==> flow/design.v <==
`timescale 1ns / 1ps
module receiver #(parameter clks_per_bit = 50)(
  input clk,
  input rst_n,
  input din,
  output reg [7:0] dout,
  output reg valid
    );
  reg [3:0] state;
  reg [13:0] counter1;
  reg [3:0] counter2;
  parameter IDLE = 3'b000;
  parameter START_BIT = 3'b001;
  parameter DATA_BIT = 3'b010;
  parameter STOP_BIT = 3'b011;
  always @(posedge clk) begin
  if(!rst_n) begin
    dout <= 0;
    valid <= 0;
    state <= 0;
    counter1 <= 0;
    counter2 <= 0;
  end
  else
  case(state)
  IDLE: begin
    counter1 <= 0;
    counter2 <= 0;
    valid <= 1'b0;
    if(din == 1'b0) begin
      state <= START_BIT;
    end
    else begin
      state <= IDLE;
    end  
  end
  START_BIT: begin
    if(counter1 < clks_per_bit/2) begin
      counter1 <= counter1+1;
      state <= START_BIT; 
    end
    else begin
      counter1 <= 0;
      state <= DATA_BIT;
    end
  end
  DATA_BIT: begin
    if(counter1 <= clks_per_bit)begin
      counter1 <= counter1+1;
      state <= DATA_BIT;
    end
    else begin
      counter1 <= 0;
      if(counter2 <= 4'b0111)begin
        dout[counter2] <= din;
        counter2 <= counter2+1;
      end
      else begin
        counter2 <= 0;
        state <= STOP_BIT;
      end
    end
  end
  STOP_BIT: begin
  if (din == 1'b1) begin
    if(counter1 <= clks_per_bit)begin
      valid <= 1'b0;
      counter1 <= counter1+1;
      state <= STOP_BIT;
    end
    else begin
      valid <= 1'b1;
      state <= IDLE;
    end
  end
  else begin
    state <= STOP_BIT;
  end
 end 
  endcase
  end  
endmodule
`timescale 1ns / 1ps
module transmitter #(parameter clks_per_bit = 50)(
  input clk,
  input rst_n,
  input valid,
  input [7:0] din,
  output reg dout,
  output reg done,
  output reg tx_busy,
  output reg valid_test
    );
  reg [3:0] state;
  reg [13:0] counter1;
  reg [3:0] counter2;
  reg [7:0] r_din;
  parameter IDLE = 3'b000;
  parameter START_BIT = 3'b001;
  parameter DATA_BIT = 3'b010;
  parameter STOP_BIT = 3'b011;
  always @(posedge clk) begin
    if(!rst_n) begin
      dout <= 0;
      done <= 0;
      tx_busy <= 0;
      valid_test <= 0;
      state <= 0;
      counter1 <= 0;
      counter2 <= 0;
      r_din <= 0;
    end
    else
    case (state)
    IDLE: begin
      counter2 <= 0;
      dout <= 1'b1;
      counter1 <= 0;
      done <= 0;
      valid_test = 0;
        if(valid) begin 
          state <= START_BIT;
          r_din <= din;
          tx_busy <= 1;
        end
        else begin
          state <= IDLE;
        end 
    end   
    START_BIT: begin
      if(counter1 <= clks_per_bit-1) begin
        counter1 <= counter1 + 1;
        state <= START_BIT;
      end
      else begin
        dout <= 1'b0;
        counter1 <= 0;
        state <= DATA_BIT;
      end
    end
    DATA_BIT: begin
      if(counter1 <= clks_per_bit-1) begin
        counter1 <= counter1 + 1;
        state <= DATA_BIT; 
      end 
      else begin
        counter1 <= 0;
        if(counter2 <= 4'b0111) begin
            dout <= r_din[counter2];
            counter2 <= counter2 + 1;
            state <= DATA_BIT;
          end 
          else begin
            counter2 <= 0;
            state <= STOP_BIT;
          end
      end        
    end    
    STOP_BIT: begin
      if(counter1 <= clks_per_bit-1) begin
        dout <= 1'b1;
        counter1 <= counter1 + 1;
        done <= 1'b0; 
        state <= STOP_BIT;
      end
      else begin
        counter1 <= 0;
        done <= 1'b1; 
        state <= IDLE;
        tx_busy <= 0;
      end
    end
    endcase  
  end  
endmodule
`timescale 1ns / 1ps
module connection_receiver_master(
  input clk,
  input rst_n,
  input valid_tx,
  input [7:0] dout,
  input pready,
  output reg [1:0] pselx_m,
  output reg [31:0] pwdata_m,
  output reg [31:0] paddr_m,
  output reg pwrite_m,
  output reg valid
    );
  reg [2:0] state;
  reg [2:0] count1;
  reg [2:0] count2;
  parameter IDLE = 3'b000;
  parameter SEL = 3'b001;
  parameter WR_EN = 3'b010;
  parameter DATA = 3'b011;
  parameter ADDR = 3'b100;
  parameter WAIT = 3'b101;
always @(posedge clk) begin
if(!rst_n) begin
  pselx_m <= 0;
  pwdata_m <= 0;
  paddr_m <= 0;
  pwrite_m <= 0;
  valid <= 0;
  state <= 0;
  count1 <= 0;
  count2 <= 0;
end
else
case(state)
IDLE: begin
  pselx_m <= 0;
  pwdata_m <= 0;
  paddr_m <= 0;
  pwrite_m <= 0;
  valid <= 0;
  count1 <= 0;
  count2 <= 0; 
  state <= SEL;           
end
SEL: begin
  if(valid_tx == 1'b1) begin
    pselx_m <= dout[1:0];
    state <= WR_EN;
  end
  else
    state <= SEL;
end
WR_EN: begin
  if(valid_tx == 1'b1)begin
    pwrite_m <= dout[0];
    state <= DATA; 
  end
  else
    state <= WR_EN;  
end
DATA: begin
  if(valid_tx == 1'b1) begin 
    if(count1 < 3)begin
      pwdata_m[32-(count1*8)-1 -:8] <= dout;
      count1 <= count1+1;
      state <= DATA;  
    end else begin
      pwdata_m[32-(count1*8)-1 -:8] <= dout;
      count1 <= 0;
      state <= ADDR;  
    end
  end
end
ADDR: begin
  if(valid_tx == 1'b1) begin
    if(count2 < 3)begin
      paddr_m[32-(count2*8)-1 -:8] <= dout;
      count2 <= count2+1; 
      state <= ADDR;
      valid <= 1'b0;
    end else begin
      paddr_m[32-(count2*8)-1 -:8] <= dout;
      count2 <= 0;
      valid <= 1'b1;
      state <= WAIT;      
    end
  end 
 end
WAIT: begin
    valid <= 0;
    if(pready) begin
      state <= IDLE;
    end
end 
endcase
end   
endmodule
`timescale 1ns / 1ps
module apb_master(
  input pclk,
  input prst_n,
  input pwrite_m,
  input [31:0] pwdata_m,
  input [31:0] paddr_m,
  input [1:0] pselx_m,
  input pready,  
  input valid,
  output pwrite_s,
  output [1:0] pselx_s,
  output reg penable,
  output [31:0] paddr_s,
  output [31:0] pwdata_s
    );
  reg [31:0] paddr_reg;
  reg pwrite_reg;
  reg [31:0] pwdata_reg;
  reg [1:0] pselx_reg;
  parameter IDLE = 2'b00;
  parameter SETUP = 2'b01;
  parameter ACCESS = 2'b10;
  reg [1:0] state;
always @(posedge pclk) begin
if(!prst_n) begin
  paddr_reg <= 0;
  pwrite_reg <= 0;
  pwdata_reg <= 0;
  pselx_reg <= 0;
  penable <= 0;
  state <= IDLE;
end
else
case(state)
IDLE: begin
  pselx_reg <= 0;
  penable <= 0;
    if(valid)begin
      state <= SETUP;
    end
    else
    state <= IDLE;
end
SETUP: begin
  pselx_reg <= pselx_m;
  penable <= 1'b0;
  state <= ACCESS;
end
ACCESS: begin
    penable <= 1'b1;
    if(pwrite_m == 1) begin   
      paddr_reg <= paddr_m;
      pwrite_reg <= pwrite_m;
      pwdata_reg <= pwdata_m;
    end
    if(pready) begin
     state <= IDLE;
     penable <= 1'b0;
    end
    else begin
      state <= ACCESS;
    end
end
endcase
end
  assign paddr_s = paddr_reg;
  assign pwrite_s = pwrite_reg;
  assign pwdata_s = pwdata_reg;
  assign pselx_s = pselx_reg;
endmodule
module demux_slave(
  input clk,
  input [1:0] sel,
  input [31:0] data,
  input [31:0] addr,
  output [65:0] psel_s1,
  output [65:0] psel_s2
);
assign psel_s1 = (sel == 2'b10)? {data, sel, addr} : 66'd0;
assign psel_s2 = (sel == 2'b01)? {data, sel, addr} : 66'd0;
endmodule
module mux_pready(
  input clk,
  input rst_n,
  input [1:0] sel,
  input pready_mas1,
  input pready_mas2,
  output reg pready
  );
  always @(posedge clk) begin
    if (!rst_n)
        pready <= 0;
    else if (sel == 2'b10)
        pready <= pready_mas1;
    else
        pready <= pready_mas2;
  end
  endmodule
module slave(
input penable,
input [31:0] pwdata_in,
input clk,
input rst_n,
input [1:0] psel,
input pready_tr_in,
input pwrite,
input [31:0] addr,
output reg [31:0] pwdata_out,
output reg valid_fsm,
output reg pready_out,
output reg [31:0] addr_out
);
reg [1:0] state;
  parameter IDLE = 2'b00;
  parameter NEXT = 2'b01;
  parameter WAIT_FOR_COMPLETION = 2'b10;
  parameter CLEANUP = 2'b11;
always @(posedge clk) begin
  if(!rst_n) begin
    pwdata_out <= 0;
    valid_fsm <= 0;
    pready_out <= 0;
    addr_out <= 0;
    state <= IDLE;
  end
  else
  case (state) 
  IDLE: begin
    pwdata_out <= 0;
    valid_fsm <= 0;
    pready_out <= 0;
    addr_out <= 0; 
      if(penable == 1'b1) begin
        state <= NEXT;
      end
   end   
  NEXT: begin   
          if(pwrite == 1'b1) begin
            pwdata_out <= pwdata_in;
            addr_out <= addr;
            valid_fsm <= 1'b1;
            pready_out <= 1'b1;  
            state <= WAIT_FOR_COMPLETION;
          end  
  end
  WAIT_FOR_COMPLETION: begin
        if (pready_out)
          state <= CLEANUP;  
  end
  CLEANUP: begin
     valid_fsm <= 1'b0;
     pready_out <= 0;
     state <= IDLE;
  end
  endcase
end    
endmodule
module connection_slave2_transmitter(
  input [31:0] data_in_s,
  input clk,
  input rst_n,
  input valid_fsm_s,
  input done,
  input tx_busy,
  input [31:0] addr_s,
  output reg valid,
  output reg [7:0] data_out,
  output reg pready_slave,
  output reg [31:0] addr_out
    );
   reg [3:0] counter;
   reg [1:0] state;
    always @(posedge clk) begin
      if(!rst_n) begin
        valid <= 0;
        data_out <= 0;
        pready_slave <= 0;
        addr_out <= 0;
        counter <= 0;
        state <= 0;
      end
      else
      case(state)
        0: begin
          valid <= 1'b0;
          pready_slave <= 1'b0;
          if(valid_fsm_s) begin
            state <= 1;
          end
          else begin
            state <= 0;
          end
        end
        1: begin
          addr_out <= addr_s;
          if(counter < 3) begin
            data_out <= data_in_s[32-(counter*8)-1 -:8];
            counter <= counter+1; 
            valid <= 1'b1;
            state <= 2;
          end
          else begin
            data_out <= data_in_s[32-(counter*8)-1 -:8];
            counter <= 0; 
            state <= 0;
          end
        end
        2: begin
          valid <= 1'b0;
          if(done) begin
            pready_slave <= 1'b1;
            state <= 1;
          end
          else begin
            state <= 2;
            pready_slave <= 1'b0;
          end
        end
       endcase      
    end
endmodule
`timescale 1ns / 1ps
module top(
  input clk,
  input rst_n,
  input din_rx,
  output dout_tx_s1,
  output dout_tx_s2,
  output [31:0] addr_tx_s1,
  output [31:0] addr_tx_s2
    );
  wire [7:0] dout_rx;
  wire valid_rx;
  wire [1:0] sel;
  wire [31:0] data;
  wire [31:0] addr_rx;
  wire en;
  wire valid_master;
  wire penable;
  wire pwrite_slave;
  wire pready_fsm;
  wire [1:0] psel_slave;
  wire pready_master;
  wire valid_slave;
  wire [31:0] addr_slave;
  wire test_valid;
  wire [31:0] din_tx;
  wire [31:0] data_fsm1;
  wire [31:0] data_fsm2;
  wire valid_fsm_s1;
  wire valid_fsm_s2;
  wire valid_tx;
  wire [7:0] data_tx;
  wire dout_tx_in;
  wire done;
  wire [31:0] addr_fsm1;
  wire [31:0] addr_fsm2;
  wire tx_busy;
  wire [65:0] psel_slave1;
  wire [65:0] psel_slave2;
  wire valid_tx2;
  wire [7:0] data_tx2;
  wire done2;
  wire tx_busy2;
  wire pready_fsm2;
  wire pready_fsm1;
  wire pready_fsm_mas;
  receiver dut0(
  .clk(clk),
  .rst_n(rst_n),
  .din(din_rx),
  .dout(dout_rx),
  .valid(valid_rx)
  );
  connection_receiver_master dut1(
  .clk(clk),
  .rst_n(rst_n),
  .valid_tx(valid_rx),
  .dout(dout_rx),
  .pselx_m(sel),
  .pwdata_m(data),
  .paddr_m(addr_rx),
  .pwrite_m(en),
  .pready(pready_fsm_mas),
  .valid(valid_master)
  );
  apb_master dut2(
  .pclk(clk),
  .prst_n(rst_n),
  .pwrite_m(en),
  .pwdata_m(data),
  .paddr_m(addr_rx),
  .pselx_m(sel),
  .pready(pready_fsm_mas),
  .valid(valid_master),
  .pwrite_s(pwrite_slave),
  .pselx_s(psel_slave),
  .penable(penable),
  .paddr_s(addr_slave),
  .pwdata_s(din_tx)
  );
  demux_slave dut3(
  .clk(clk),
  .sel(psel_slave),
  .data(din_tx),
  .addr(addr_slave),
  .psel_s1(psel_slave1),
  .psel_s2(psel_slave2)
  );
  mux_pready dut4(
  .clk(clk),
  .rst_n(rst_n),
  .sel(psel_slave),
  .pready(pready_fsm_mas),
  .pready_mas1(pready_fsm1),
  .pready_mas2(pready_fsm2)
  );
  slave dut5 (
  .penable(penable),
  .pwdata_in(psel_slave1[65:34]),
  .clk(clk),
  .rst_n(rst_n),
  .addr(psel_slave1[31:0]),
  .psel(psel_slave1[33:32]),
  .pready_tr_in(),
  .pwdata_out(data_fsm1),
  .valid_fsm(valid_fsm_s1),
  .pready_out(),
  .pwrite(pwrite_slave),
  .addr_out(addr_fsm1)
  );
  slave dut6 (
  .penable(penable),
  .pwdata_in(psel_slave2[65:34]),
  .clk(clk),
  .rst_n(rst_n),
  .addr(psel_slave2[31:0]),
  .psel(psel_slave2[33:32]),
  .pready_tr_in(),
  .pwdata_out(data_fsm2),
  .valid_fsm(valid_fsm_s2),
  .pready_out(),
  .pwrite(pwrite_slave),
  .addr_out(addr_fsm2)
  );
  connection_slave2_transmitter dut7(
  .data_in_s(data_fsm1),
  .clk(clk),
  .rst_n(rst_n),
  .addr_s(addr_fsm1),
  .valid_fsm_s(valid_fsm_s1),
  .valid(valid_tx),
  .data_out(data_tx),
  .done(done),
  .addr_out(addr_tx_s1),
  .tx_busy(tx_busy),
  .pready_slave(pready_fsm1)
    );
  connection_slave2_transmitter dut8(
  .data_in_s(data_fsm2),
  .clk(clk),
  .rst_n(rst_n),
  .addr_s(addr_fsm2),
  .valid_fsm_s(valid_fsm_s2),
  .valid(valid_tx2),
  .data_out(data_tx2),
  .done(done2),
  .addr_out(addr_tx_s2),
  .tx_busy(tx_busy2),
  .pready_slave(pready_fsm2)
    );    
  transmitter dut9(
  .clk(clk),
  .rst_n(rst_n),
  .valid(valid_tx),
  .din(data_tx),
  .dout(dout_tx_s1),
  .valid_test(),
  .tx_busy(tx_busy),
  .done(done)
  );
  transmitter dut10(
  .clk(clk),
  .rst_n(rst_n),
  .valid(valid_tx2),
  .din(data_tx2),
  .dout(dout_tx_s2),
  .valid_test(),
  .tx_busy(tx_busy2),
  .done(done2)
  );
endmodule
; From RTL to reports: top
; What the tools print for top, step after step.
; Lines are those of the file above, counted from 1.
; The mark n/a stands for no value.
[inputs]
design = top
clock_port = clk
library = sky130hd
lib_corner = tt_025C_1v80

; Elaborated design
; Counts by Yosys on the flattened word-level netlist (proc, flatten, opt, wreduce; memories kept). Register bits leave out memories and registers merged into their read ports (data or address). Print and check cells are left out.
[word_totals]
latch_bits = 0
memories = 0
input_bits = 3
ff_bits = 473
word_cells = 361
mem_bits_rw = 0
output_inout_bits = 66
rom_bits = 0
clocked_rd_ports_x_width = 0
[classes]
n_mul = 0
equal = 53
bitwise = 10
addsub = 29
shift = 10
mux = 123
div_mod_pow = 0
compare = 11
reduce_and_logical = 73
[op_table]
columns = op, n
row1 = case mux 32 bit (select 2 bit), 6
row2 = 2-to-1 mux 32 bit, 6
row3 = 2-to-1 mux 66 bit, 2
row4 = adder 32 x 1 -> 32 bit (second input constant), 4
row5 = subtractor 32 x 1 -> 32 bit (second input constant), 4
row6 = subtractor 32 x 4 -> 32 bit (second input constant), 4
row7 = 2-to-1 mux 14 bit, 6
row8 = negator 32 -> 33 bit, 2
row9 = variable shift 8 x 33 -> 32 bit, 2
row10 = variable shift 8 x 33 -> 32 bit (first input constant), 2
row11 = bitwise AND 32 bit, 2
row12 = OR 32 bit, 2
row13 = indexed select 32 x 32 -> 8 bit, 2
row14 = NOT 32 bit, 2
row15 = case mux 14 bit (select 4 bit), 1
row16 = case mux 14 bit (select 2 bit), 2
row17 = 2-to-1 mux 4 bit, 13
row18 = case mux 4 bit (select 4 bit), 3
row19 = adder 14 x 1 -> 14 bit (second input constant), 3
row20 = <= comparator 14 x 6 -> 1 bit (second input constant), 3
row21 = nonzero test 2 bit, 21
row22 = AND reduction 2 bit, 19
row23 = 2-to-1 mux 2 bit, 17
row24 = 2-to-1 mux 1 bit, 32
row25 = inequality test 2 bit (second input constant), 14
row26 = equality test 4 x 2 -> 1 bit (second input constant), 6
row27 = case mux 1 bit (select 2 bit), 12
row28 = case mux 4 bit (select 2 bit), 3
; Other operator kinds: 42; their cells: 114.

; Logic depth
; Yosys ltp: most cells in a row. Word level: on the elaborated netlist, between registers, memories and ports. Mapped: between sequential cells and ports; inverters and the memories' decode and read muxes count.
[logic_depth]
word_depth = 11
ABC_AREA = 1
mapped_depth = 24
mapped_depth_nobuf = 23

; Mapped cells and area
; The flow's flattened synthesis, as Yosys stat reports it; memories are mapped. The netlist is that of the ABC_AREA named above (0 if unset); the other value can give another one.
[synth_totals]
buf_cells = 149
mapped_area_um2 = 20076.8
seq_area_um2 = 9669.3
ff_cells = 483
stdcells = 2679
[types]
columns = cell_type, n
row1 = sky130_fd_sc_hd__dfxtp_1, 483
row2 = sky130_fd_sc_hd__nand2_1, 499
row3 = sky130_fd_sc_hd__a21oi_1, 303
row4 = sky130_fd_sc_hd__nor2_1, 364
row5 = sky130_fd_sc_hd__o21ai_0, 232
row6 = sky130_fd_sc_hd__nand3_1, 204
row7 = sky130_fd_sc_hd__inv_1, 180
row8 = sky130_fd_sc_hd__clkbuf_1, 130
row9 = sky130_fd_sc_hd__ha_1, 34
row10 = sky130_fd_sc_hd__nand4_1, 39
row11 = sky130_fd_sc_hd__a21oi_2, 16
row12 = sky130_fd_sc_hd__xor2_1, 16
row13 = sky130_fd_sc_hd__nand3_2, 10
row14 = sky130_fd_sc_hd__o211ai_1, 13
row15 = sky130_fd_sc_hd__o32ai_1, 11
row16 = sky130_fd_sc_hd__o22ai_1, 14
row17 = sky130_fd_sc_hd__nor3_1, 15
row18 = sky130_fd_sc_hd__a221oi_1, 7
; Other cell types: 35; their cells: 109.

; Worst setup path after synthesis
; Source: OpenSTA report_checks on the synthesized netlist (no wires, ideal clock, input and output delay 20% of the period each), path of least setup slack; recovery checks are left aside. Register names are those of the netlist, which keeps one name where synthesis merged equal registers.
[synth_path]
path_kind = reg-to-reg
startpoint = register dut1.count1[0]
endpoint = register dut1.pwdata_m[23]
setup_slack_ps = 1815
path_delay_ps = 3185
t_arrival_ps = 3047
launch_ps = 0
tclk_ps = 5000
driving_pins = 23
synth_period_reached_ps = 3185
; "path_delay_ps" = arrival - input delay + setup time.
; "driving_pins": output pins that drive a net of the path, with the launching flip-flop's if there is one; two outputs of one cell count as two.
; "synth_period_reached_ps" = period - worst setup slack (recovery checks aside). The figure is calculated, with input and output delays left at 20% of the set period.
; Between the ends stands the longest chain of elaborated cells between them, by number of cells; it is not shown to be the way that was timed. Of several equally long chains one is given.
; Each line given opens the expression or statement behind the cell; cells for indexed reads and writes are added by Yosys, which also makes memories of some case tables.
; A register here has more assigning lines than the two given.
; Lines with a computed index may be missing from the assigning lines.
[synth_between]
path_cell_list = sky130_fd_sc_hd__dfxtp_1 > sky130_fd_sc_hd__inv_2 > sky130_fd_sc_hd__ha_1 > sky130_fd_sc_hd__inv_1 > sky130_fd_sc_hd__nand2_2 > sky130_fd_sc_hd__a21oi_1 > sky130_fd_sc_hd__nand2_1 > sky130_fd_sc_hd__ha_1 > sky130_fd_sc_hd__nor2_1 > sky130_fd_sc_hd__nand2_1 > sky130_fd_sc_hd__nor2_1 > sky130_fd_sc_hd__inv_1 > sky130_fd_sc_hd__o21ai_1 > sky130_fd_sc_hd__inv_1 > sky130_fd_sc_hd__nand2_1 > sky130_fd_sc_hd__nand3_2 > sky130_fd_sc_hd__nor3_4 > sky130_fd_sc_hd__nand3_2 > sky130_fd_sc_hd__buf_6 > sky130_fd_sc_hd__nor2_1 > sky130_fd_sc_hd__nor2_1 > sky130_fd_sc_hd__nand2_1 > sky130_fd_sc_hd__a21oi_1
elab_chain_len = 11
cone_cells = 12
classes_between = add/sub: 5; shift: 2; mux: 2; logic: 3
[synth_lines]
columns = element, line
row1 = from (decl), 190  ; reg [2:0] count1;
row2 = from (assign), 206  ; count1 <= 0;
row3 = from (assign), 241  ; count1 <= count1+1;
row4 = subtractor 6 x 6 -> 7 bit, 240  ; pwdata_m[32-(count1*8)-1 -:8] <= dout;
row5 = subtractor 32 x 1 -> 32 bit, 240
row6 = adder 32 x 1 -> 32 bit, 240
row7 = subtractor 32 x 4 -> 32 bit, 240
row8 = negator 32 -> 33 bit, 240
row9 = variable shift 8 x 33 -> 32 bit, 240
row10 = NOT 32 bit, 240
row11 = bitwise AND 32 bit, 240
row12 = OR 32 bit, 240
row13 = 2-to-1 mux 32 bit, 238  ; if(valid_tx == 1'b1) begin
row14 = case mux 32 bit (select 2 bit), 210  ; case(state)
row15 = to (assign), 201  ; pwdata_m <= 0;
row16 = to (assign), 213  ; pwdata_m <= 0;
row17 = to (decl), 184  ; output reg [31:0] pwdata_m,

; Path in the finished layout
; From the final timing report of record 1: the path of least setup slack in the routed layout; clock arrival at registers is part of the times.
; The path's times are printed in steps of 10 ps; the period is the one set.
[layout_path]
path_kind = reg-to-reg
startpoint = register dut1.count1[0]
endpoint = register dut1.pwdata_m[23]
t_arrival_ps = 4460
tclk_ps = 6970
launch_ps = 600
driving_pins = 22
setup_slack_ps = 2850
; Between the ends stands the longest chain of elaborated cells between them, by number of cells; it is not shown to be the way that was timed. Of several equally long chains one is given.
; A register here has more assigning lines than the two given.
; Lines with a computed index may be missing from the assigning lines.
[layout_between]
path_cell_list = sky130_fd_sc_hd__dfxtp_1 > sky130_fd_sc_hd__inv_2 > sky130_fd_sc_hd__ha_1 > sky130_fd_sc_hd__inv_1 > sky130_fd_sc_hd__nand2_2 > sky130_fd_sc_hd__a21oi_1 > sky130_fd_sc_hd__nand2_1 > sky130_fd_sc_hd__ha_1 > sky130_fd_sc_hd__nor2_1 > sky130_fd_sc_hd__nand2_1 > sky130_fd_sc_hd__nor2_1 > sky130_fd_sc_hd__nand4_1 > sky130_fd_sc_hd__nand2_1 > sky130_fd_sc_hd__nand2_1 > sky130_fd_sc_hd__nand2_1 > sky130_fd_sc_hd__nand3_2 > sky130_fd_sc_hd__nor3_4 > sky130_fd_sc_hd__nand3_2 > sky130_fd_sc_hd__nor2_1 > sky130_fd_sc_hd__nor2_1 > sky130_fd_sc_hd__nand2_1 > sky130_fd_sc_hd__a21oi_1
elab_chain_len = 11
cone_cells = 12
classes_between = add/sub: 5; shift: 2; mux: 2; logic: 3
[layout_lines]
columns = element, line
row1 = from (decl), 190  ; reg [2:0] count1;
row2 = from (assign), 206  ; count1 <= 0;
row3 = from (assign), 241  ; count1 <= count1+1;
row4 = subtractor 6 x 6 -> 7 bit, 240  ; pwdata_m[32-(count1*8)-1 -:8] <= dout;
row5 = subtractor 32 x 1 -> 32 bit, 240
row6 = adder 32 x 1 -> 32 bit, 240
row7 = subtractor 32 x 4 -> 32 bit, 240
row8 = negator 32 -> 33 bit, 240
row9 = variable shift 8 x 33 -> 32 bit, 240
row10 = NOT 32 bit, 240
row11 = bitwise AND 32 bit, 240
row12 = OR 32 bit, 240
row13 = 2-to-1 mux 32 bit, 238  ; if(valid_tx == 1'b1) begin
row14 = case mux 32 bit (select 2 bit), 210  ; case(state)
row15 = to (assign), 201  ; pwdata_m <= 0;
row16 = to (assign), 213  ; pwdata_m <= 0;
row17 = to (decl), 184  ; output reg [31:0] pwdata_m,

; Stored flow runs of top (5 of them; Yosys, OpenROAD, sky130hd). They differ in their settings and are not a sequence. Constraints: input delay and output delay 20% of the set period each, output load 0.01 pF.
; "clock_period_reached_ps" is the run's clock period less its worst setup slack. It is reckoned from that one timing run; input and output delays stay at 20% of the period that was set.

[record 1: settings]
ABC_AREA = 1
CELL_PAD_IN_SITES_DETAIL_PLACEMENT = 1
CORE_ASPECT_RATIO = 1.29
CORE_UTILIZATION = 34
CTS_CLUSTER_DIAMETER = 283
CTS_CLUSTER_SIZE = 60
GPL_ROUTABILITY_DRIVEN = 0
GPL_TIMING_DRIVEN = 1
HOLD_SLACK_MARGIN = -0.03
MAX_ROUTING_LAYER = met5
MIN_ROUTING_LAYER = met2
PLACE_DENSITY_LB_ADDON = 0.29
SETUP_SLACK_MARGIN = 0.7
SLEW_MARGIN = 40
TNS_END_PERCENT = 35
period_ns = 6.97
CAP_MARGIN = 20
CORE_MARGIN = 2
[record 1: results]
synthArea_um2 = 20076.8
dieArea_um2 = 61024.9
finalCellArea_um2 = 21685.8
timing.setup.ws_ps = 2851
setup_tns_ps = 0
timing.hold.ws_ps = 362
clock_period_reached_ps = 4119

[record 2: settings]
ABC_AREA = 1
CELL_PAD_IN_SITES_DETAIL_PLACEMENT = 1
CORE_ASPECT_RATIO = 1.89
CORE_UTILIZATION = 34
CTS_CLUSTER_DIAMETER = 283
CTS_CLUSTER_SIZE = 60
GPL_ROUTABILITY_DRIVEN = 0
GPL_TIMING_DRIVEN = 1
HOLD_SLACK_MARGIN = 0.14
MAX_ROUTING_LAYER = met5
MIN_ROUTING_LAYER = met2
PLACE_DENSITY_LB_ADDON = 0.29
SETUP_SLACK_MARGIN = 0.7
period_ns = 4.45
CAP_MARGIN = 20
CORE_MARGIN = 2
SLEW_MARGIN = 20
[record 2: results]
synthArea_um2 = 20076.8
dieArea_um2 = 61107.8
finalCellArea_um2 = 21874.7
timing.setup.ws_ps = 951
setup_tns_ps = 0
timing.hold.ws_ps = 449
clock_period_reached_ps = 3499

[record 3: settings]
CORE_UTILIZATION = 40
PLACE_DENSITY = 0.6
SETUP_SLACK_MARGIN = 0.34
period_ns = 4.09
CAP_MARGIN = 20
CORE_MARGIN = 2
SLEW_MARGIN = 20
[record 3: results]
synthArea_um2 = 18462.7
dieArea_um2 = 47890.9
finalCellArea_um2 = 21284.2
timing.setup.ws_ps = 610
setup_tns_ps = 0
timing.hold.ws_ps = 444
clock_period_reached_ps = 3480

[record 4: settings]
ABC_AREA = 1
CAP_MARGIN = 5
CELL_PAD_IN_SITES_GLOBAL_PLACEMENT = 3
period_ns = 5.0
CORE_MARGIN = 2
CORE_UTILIZATION = 40
SLEW_MARGIN = 20
[record 4: results]
synthArea_um2 = 20076.8
dieArea_um2 = 52000.0
finalCellArea_um2 = 22990.8
timing.setup.ws_ps = 1021
setup_tns_ps = 0
timing.hold.ws_ps = 429
clock_period_reached_ps = 3979

[record 5: settings]
CORE_UTILIZATION = 40
PLACE_DENSITY = 0.6
period_ns = 7.14
CAP_MARGIN = 20
CORE_MARGIN = 2
SLEW_MARGIN = 20
[record 5: results]
synthArea_um2 = 18462.7
dieArea_um2 = 47890.9
finalCellArea_um2 = 21170.3
timing.setup.ws_ps = 3121
setup_tns_ps = 0
timing.hold.ws_ps = 450
clock_period_reached_ps = 4019
